==> flow/design.v <==
module top(
  input  logic         clk,
  input  logic         rst_n,
  input  logic [31:0]  a, b, c, d, e,  
  output logic [63:0]  y  
);
logic [63:0] mul1_reg, mul2_reg;    
logic [63:0] mul3_reg;             
logic [63:0] sum1_reg;             
logic [63:0] sum2_reg;             
logic [63:0] final_result_reg;    
always_ff @(posedge clk or negedge rst_n) begin
  if (!rst_n) begin
    mul1_reg <= '0;
    mul2_reg <= '0;
  end else begin
    mul1_reg <= a * b;    
    mul2_reg <= c * d;    
  end
end
always_ff @(posedge clk or negedge rst_n) begin
  if (!rst_n) begin
    mul3_reg <= '0;
  end else begin
    mul3_reg <= mul1_reg[31:0] * e;  
  end
end
always_ff @(posedge clk or negedge rst_n) begin
  if (!rst_n) begin
    sum1_reg <= '0;
  end else begin
    sum1_reg <= mul1_reg + mul2_reg;
  end
end
always_ff @(posedge clk or negedge rst_n) begin
  if (!rst_n) begin
    sum2_reg <= '0;
  end else begin
    sum2_reg <= sum1_reg + mul3_reg;
  end
end
always_ff @(posedge clk or negedge rst_n) begin
  if (!rst_n) begin
    final_result_reg <= '0;
  end else begin
    if (|a)  
      final_result_reg <= sum2_reg + sum1_reg;
    else
      final_result_reg <= sum2_reg - mul2_reg;
  end
end
(* IOB="TRUE" *)
always_ff @(posedge clk or negedge rst_n) begin
  if (!rst_n) begin
    y <= '0;
  end else begin
    y <= final_result_reg;
  end
end
endmodule
# [Tool chain data of top]
# Each step is given for the RTL above and for the edited RTL.
# Lines under "orig" count in the file above, lines under "edited" in the edited file.
# "diff": "edited" minus "orig" as printed here.
# Operators carry their Yosys type and port widths (W data, S select, Z words).
# Not given: -
[design] top_module="top" clk_port="clk" library="sky130hd" corner="tt_025C_1v80"

# [Edit of the RTL]
# Unified diff, file above to edited file.
# This change comes from a script, not from a designer; no optimisation was intended.
# begin of diff
@@ -40,8 +40,6 @@
   end
 end
-always_ff @(posedge clk or negedge rst_n) begin
-  if (!rst_n) begin
-    final_result_reg <= '0;
-  end else begin
+always_ff @(posedge clk) begin
+  begin
     if (|a)  
       final_result_reg <= sum2_reg + sum1_reg;
# end of diff

# [Word-level counts]
# Counts by Yosys on the flattened word-level netlist (proc, flatten, opt, wreduce; memories kept). Register bits leave out memories and registers merged into their read ports (data or address); mux counts leave out enables and synchronous resets folded into registers. Print and check cells are left out. Cells with the same type and inputs are merged into one.
[bits] item="regBits" orig=448 edited=448 diff=0
[bits] item="latchBits" orig=0 edited=0 diff=0
[bits] item="ram_bits" orig=0 edited=0 diff=0
[bits] item="mem_bits_ro" orig=0 edited=0 diff=0
[bits] item="clocked_rd_ports_x_width" orig=0 edited=0 diff=0
[bits] item="n_memories" orig=0 edited=0 diff=0
[bits] item="output_inout_bits" orig=64 edited=64 diff=0
[op_classes] item="n_addsub" orig=4 edited=4 diff=0
[op_classes] item="n_mul" orig=3 edited=3 diff=0
[op_classes] item="div" orig=0 edited=0 diff=0
[op_classes] item="cmp" orig=0 edited=0 diff=0
[op_classes] item="equal" orig=0 edited=0 diff=0
[op_classes] item="shifts" orig=0 edited=0 diff=0
[op_classes] item="muxes" orig=1 edited=1 diff=0
[op_classes] item="n_logic" orig=0 edited=0 diff=0
[op_classes] item="reduce_and_logical" orig=1 edited=1 diff=0
[op_table] op="$add A64 B64 Y64" orig=3 edited=3 diff=0
[op_table] op="$mul A32 B32 Y64" orig=3 edited=3 diff=0
[op_table] op="$mux W64" orig=1 edited=1 diff=0
[op_table] op="$reduce_or A32 Y1" orig=1 edited=1 diff=0
[op_table] op="$sub A64 B64 Y64" orig=1 edited=1 diff=0

# [Depth]
# Yosys ltp: most cells in a row. Word level: on the elaborated netlist, between registers, memories and ports. Mapped: between sequential cells and ports; inverters and the memories' decode and read muxes count.
[depth] item="depth_word" orig=2 edited=2 diff=0
[depth] item="abc_area" orig="0" edited="0"
[depth] item="ltp_mapped" orig=30 edited=30 diff=0

# [After synthesis]
# Yosys stat after the flow's synthesis: flattened, memories mapped to cells. It holds for the ABC_AREA given above (unset counts as 0); a run with the other value may have another netlist.
[mapped] item="mapped_cells" orig=13260 edited=13260 diff=0
[mapped] item="yosys_area_mm2" orig=0.1231281 edited=0.1228078 diff=-0.0003203
[mapped] item="seqArea_mm2" orig=0.0112108 edited=0.0108904 diff=-0.0003204
[mapped] item="ffs" orig=448 edited=448 diff=0
[mapped] item="buffers" orig=707 edited=707 diff=0
[types] type="sky130_fd_sc_hd__dfrtp_1" orig=448 edited=384 diff=-64
[types] type="sky130_fd_sc_hd__dfxtp_1" orig=0 edited=64 diff=64
[types] type="sky130_fd_sc_hd__fa_1" orig=2691 edited=2691 diff=0
[types] type="sky130_fd_sc_hd__inv_1" orig=2668 edited=2668 diff=0
[types] type="sky130_fd_sc_hd__and2_1" orig=1807 edited=1807 diff=0
[types] type="sky130_fd_sc_hd__nand2_1" orig=1563 edited=1563 diff=0
[types] type="sky130_fd_sc_hd__ha_1" orig=979 edited=979 diff=0
[types] type="sky130_fd_sc_hd__clkbuf_1" orig=702 edited=702 diff=0
[types] type="sky130_fd_sc_hd__a21oi_1" orig=398 edited=398 diff=0
[types] type="sky130_fd_sc_hd__xnor2_1" orig=268 edited=268 diff=0
[types] type="sky130_fd_sc_hd__a21o_1" orig=223 edited=223 diff=0
[types] type="sky130_fd_sc_hd__o21ai_0" orig=219 edited=219 diff=0
[types] type="sky130_fd_sc_hd__nor2_1" orig=204 edited=204 diff=0
[types] type="sky130_fd_sc_hd__xor2_1" orig=160 edited=160 diff=0
[types] type="sky130_fd_sc_hd__nand4_1" orig=90 edited=90 diff=0
[types] type="sky130_fd_sc_hd__nand3_1" orig=82 edited=82 diff=0
[types] type="sky130_fd_sc_hd__o21bai_1" orig=62 edited=62 diff=0
[types] type="sky130_fd_sc_hd__mux2_2" orig=60 edited=60 diff=0
# The list need not be complete.

# [Timing after synthesis]
# Source: OpenSTA report_checks on the synthesized netlist (no wires, ideal clock, input and output delay 20% of the period each), path of least setup slack; recovery checks are left aside. Register names are those of the netlist, which keeps one name where synthesis merged equal registers.
[synth_timing] item="path_type" orig="input to register" edited="input to register"
[synth_timing] item="startpoint" orig="input b[2]" edited="input b[2]"
[synth_timing] item="endpoint" orig="register mul1_reg[43]" edited="register mul1_reg[43]"
[synth_timing] item="period_ns" orig=11.0 edited=11.0 diff=0.0
[synth_timing] item="in_delay_ns" orig=2.200 edited=2.200 diff=0.000
[synth_timing] item="t_first_pin_ns" orig=2.200 edited=2.200 diff=0.000
[synth_timing] item="arrival_time_ns" orig=9.136 edited=9.136 diff=0.000
[synth_timing] item="path_slack_ns" orig=1.784 edited=1.784 diff=0.000
[synth_timing] item="delay_ns" orig=7.016 edited=7.016 diff=0.000
[synth_timing] item="path_stages" orig=26 edited=26 diff=0
[synth_timing] item="path_buffers" orig=1 edited=1 diff=0
[synth_timing] item="period_less_setup_slack_ns" orig=9.216 edited=9.216 diff=0.000
# "delay_ns" = arrival - input delay + setup time.
# "path_stages" counts driving pins, that of a launching flip-flop among them; a cell with two outputs on the path counts twice.
# "period_less_setup_slack_ns" is the clock period less the worst setup slack; recovery checks do not enter. This is arithmetic on one report: input and output delays are still those of the set period (20% each).
# Between the ends stands the longest chain of elaborated cells between them, by number of cells; it is not shown to be the way that was timed. Of several equally long chains one is given.
# A line is the first line of the expression or statement that the cell stems from. Yosys adds cells for indexed reads and writes and turns some case tables into memories.
[synth_between_orig] path_cell_list="sky130_fd_sc_hd__clkbuf_1 sky130_fd_sc_hd__and2_1 sky130_fd_sc_hd__fa_1 sky130_fd_sc_hd__inv_1 sky130_fd_sc_hd__fa_1 sky130_fd_sc_hd__fa_1 sky130_fd_sc_hd__fa_1 sky130_fd_sc_hd__inv_1 sky130_fd_sc_hd__fa_1 sky130_fd_sc_hd__inv_1 sky130_fd_sc_hd__fa_1 sky130_fd_sc_hd__inv_1 sky130_fd_sc_hd__fa_1 sky130_fd_sc_hd__fa_1 sky130_fd_sc_hd__ha_1 sky130_fd_sc_hd__and2_1 sky130_fd_sc_hd__and3_1 sky130_fd_sc_hd__a211oi_1 sky130_fd_sc_hd__o311a_1 sky130_fd_sc_hd__o31a_1 sky130_fd_sc_hd__o21ai_1 sky130_fd_sc_hd__a221o_1 sky130_fd_sc_hd__a221oi_1 sky130_fd_sc_hd__o21ai_0 sky130_fd_sc_hd__a21oi_1 sky130_fd_sc_hd__xnor2_1" elab_chain_len=1 cells_between=1 cone_classes="mul (1)"
[synth_rtl_orig] item="start, declared" line=4 text="input  logic [31:0]  a, b, c, d, e,"
[synth_rtl_orig] item="$mul A32 B32 Y64" line=17 text="mul1_reg <= a * b;"
[synth_rtl_orig] item="end, assigned" line=14 text="mul1_reg <= '0;"
[synth_rtl_orig] item="end, assigned" line=17
[synth_rtl_orig] item="end, declared" line=7 text="logic [63:0] mul1_reg, mul2_reg;"
[synth_between_edited] path_cell_list="sky130_fd_sc_hd__clkbuf_1 sky130_fd_sc_hd__and2_1 sky130_fd_sc_hd__fa_1 sky130_fd_sc_hd__inv_1 sky130_fd_sc_hd__fa_1 sky130_fd_sc_hd__fa_1 sky130_fd_sc_hd__fa_1 sky130_fd_sc_hd__inv_1 sky130_fd_sc_hd__fa_1 sky130_fd_sc_hd__inv_1 sky130_fd_sc_hd__fa_1 sky130_fd_sc_hd__inv_1 sky130_fd_sc_hd__fa_1 sky130_fd_sc_hd__fa_1 sky130_fd_sc_hd__ha_1 sky130_fd_sc_hd__and2_1 sky130_fd_sc_hd__and3_1 sky130_fd_sc_hd__a211oi_1 sky130_fd_sc_hd__o311a_1 sky130_fd_sc_hd__o31a_1 sky130_fd_sc_hd__o21ai_1 sky130_fd_sc_hd__a221o_1 sky130_fd_sc_hd__a221oi_1 sky130_fd_sc_hd__o21ai_0 sky130_fd_sc_hd__a21oi_1 sky130_fd_sc_hd__xnor2_1" elab_chain_len=1 cells_between=1 cone_classes="mul (1)"
[synth_rtl_edited] item="start, declared" line=4 text="input  logic [31:0]  a, b, c, d, e,"
[synth_rtl_edited] item="$mul A32 B32 Y64" line=17 text="mul1_reg <= a * b;"
[synth_rtl_edited] item="end, assigned" line=14 text="mul1_reg <= '0;"
[synth_rtl_edited] item="end, assigned" line=17
[synth_rtl_edited] item="end, declared" line=7 text="logic [63:0] mul1_reg, mul2_reg;"

# [Worst path after layout]
# Path of least setup slack in the final report of each run of pair A (OpenROAD, finished layout, wires in). Where an end is a register, its clock arrival counts in the times.
[layout_timing] item="path_type" orig="input to register" edited="input to register"
[layout_timing] item="startpoint" orig="input d[6]" edited="input e[16]"
[layout_timing] item="endpoint" orig="register mul2_reg[63]" edited="register mul3_reg[62]"
[layout_timing] item="period_ns" orig=10.2 edited=10.2 diff=0.0
[layout_timing] item="in_delay_ns" orig=2.04 edited=2.04 diff=0.00
[layout_timing] item="t_first_pin_ns" orig=2.04 edited=2.04 diff=0.00
[layout_timing] item="arrival_time_ns" orig=10.13 edited=10.19 diff=0.06
[layout_timing] item="path_slack_ns" orig=0.64 edited=0.60 diff=-0.04
[layout_timing] item="path_stages" orig=25 edited=24 diff=-1
[layout_timing] item="path_buffers" orig=1 edited=1 diff=0
# Between the ends stands the longest chain of elaborated cells between them, by number of cells; it is not shown to be the way that was timed. Of several equally long chains one is given.
[layout_between_orig] path_cell_list="sky130_fd_sc_hd__clkdlybuf4s50_1 sky130_fd_sc_hd__and2_1 sky130_fd_sc_hd__fa_1 sky130_fd_sc_hd__fa_1 sky130_fd_sc_hd__fa_1 sky130_fd_sc_hd__inv_1 sky130_fd_sc_hd__fa_1 sky130_fd_sc_hd__inv_1 sky130_fd_sc_hd__fa_1 sky130_fd_sc_hd__inv_1 sky130_fd_sc_hd__fa_1 sky130_fd_sc_hd__inv_1 sky130_fd_sc_hd__fa_1 sky130_fd_sc_hd__fa_1 sky130_fd_sc_hd__ha_1 sky130_fd_sc_hd__a21oi_1 sky130_fd_sc_hd__o21a_1 sky130_fd_sc_hd__o31ai_1 sky130_fd_sc_hd__a311o_1 sky130_fd_sc_hd__a211o_1 sky130_fd_sc_hd__a31oi_1 sky130_fd_sc_hd__o21ai_1 sky130_fd_sc_hd__or3b_2 sky130_fd_sc_hd__a21oi_1 sky130_fd_sc_hd__xnor2_1" elab_chain_len=1 cells_between=1 cone_classes="mul (1)"
[layout_rtl_orig] item="start, declared" line=4 text="input  logic [31:0]  a, b, c, d, e,"
[layout_rtl_orig] item="$mul A32 B32 Y64" line=18 text="mul2_reg <= c * d;"
[layout_rtl_orig] item="end, assigned" line=15 text="mul2_reg <= '0;"
[layout_rtl_orig] item="end, assigned" line=18
[layout_rtl_orig] item="end, declared" line=7 text="logic [63:0] mul1_reg, mul2_reg;"
[layout_between_edited] path_cell_list="sky130_fd_sc_hd__clkdlybuf4s50_1 sky130_fd_sc_hd__and2_1 sky130_fd_sc_hd__fa_1 sky130_fd_sc_hd__fa_1 sky130_fd_sc_hd__inv_1 sky130_fd_sc_hd__fa_1 sky130_fd_sc_hd__fa_1 sky130_fd_sc_hd__inv_1 sky130_fd_sc_hd__fa_1 sky130_fd_sc_hd__fa_1 sky130_fd_sc_hd__fa_1 sky130_fd_sc_hd__fa_1 sky130_fd_sc_hd__ha_1 sky130_fd_sc_hd__and2_1 sky130_fd_sc_hd__a211oi_1 sky130_fd_sc_hd__nand2_1 sky130_fd_sc_hd__a21oi_1 sky130_fd_sc_hd__o21ai_0 sky130_fd_sc_hd__o2111ai_1 sky130_fd_sc_hd__a211oi_1 sky130_fd_sc_hd__nor3_1 sky130_fd_sc_hd__o21ai_0 sky130_fd_sc_hd__a311oi_1 sky130_fd_sc_hd__xnor2_1" elab_chain_len=1 cells_between=1 cone_classes="mul (1)"
[layout_rtl_edited] item="start, declared" line=4 text="input  logic [31:0]  a, b, c, d, e,"
[layout_rtl_edited] item="$mul A32 B32 Y64" line=25 text="mul3_reg <= mul1_reg[31:0] * e;"
[layout_rtl_edited] item="end, assigned" line=23 text="mul3_reg <= '0;"
[layout_rtl_edited] item="end, assigned" line=25
[layout_rtl_edited] item="end, declared" line=8 text="logic [63:0] mul3_reg;"

# [Flow runs]
# Runs of the flow (Yosys, OpenROAD) on both versions; the two runs of a pair have the same settings. The constraints put input and output delay at 20% of the set period each and load the outputs with 0.01 pF.
[settings_pair_A] CORE_UTILIZATION=45 period_ns=10.2 CAP_MARGIN=20 CORE_MARGIN=2 SLEW_MARGIN=20
[measured_pair_A] item="synth_chip_area_mm2" orig=0.1231281 edited=0.1228078 diff=-0.0003203
[measured_pair_A] item="die_area_mm2" orig=0.277819 edited=0.277102 diff=-0.000717
[measured_pair_A] item="finish.utilization_frac" orig=0.488 edited=0.49 diff=0.002
[measured_pair_A] item="setup_worst_slack_ns" orig=0.636 edited=0.603 diff=-0.033
[measured_pair_A] item="fin_tns_ns" orig=0.000 edited=0.000 diff=0.000
[measured_pair_A] item="holdWs_ns" orig=0.329 edited=0.310 diff=-0.019
[measured_pair_A] item="period_reached_ns" orig=9.564 edited=9.597 diff=0.033
[settings_pair_B] CELL_PAD_IN_SITES_DETAIL_PLACEMENT=2 CELL_PAD_IN_SITES_GLOBAL_PLACEMENT=1 CORE_ASPECT_RATIO=1.38 CORE_UTILIZATION=33 CTS_CLUSTER_DIAMETER=148 MIN_ROUTING_LAYER="met1" PLACE_DENSITY_LB_ADDON=0.29 SETUP_SLACK_MARGIN=0.72 period_ns=14.9 CAP_MARGIN=20 CORE_MARGIN=2 SLEW_MARGIN=20
[measured_pair_B] item="synth_chip_area_mm2" orig=0.1231281 edited=0.1228078 diff=-0.0003203
[measured_pair_B] item="die_area_mm2" orig=0.378082 edited=0.377102 diff=-0.000980
[measured_pair_B] item="finish.utilization_frac" orig=0.355 edited=0.355 diff=0.000
[measured_pair_B] item="setup_worst_slack_ns" orig=2.751 edited=3.058 diff=0.307
[measured_pair_B] item="fin_tns_ns" orig=0.000 edited=0.000 diff=0.000
[measured_pair_B] item="holdWs_ns" orig=0.323 edited=0.321 diff=-0.002
[measured_pair_B] item="period_reached_ns" orig=12.149 edited=11.842 diff=-0.307
# "period_reached_ns": clock period set for the run, less the worst setup slack. It is reckoned from that one timing run; input and output delays stay at 20% of the period that was set.
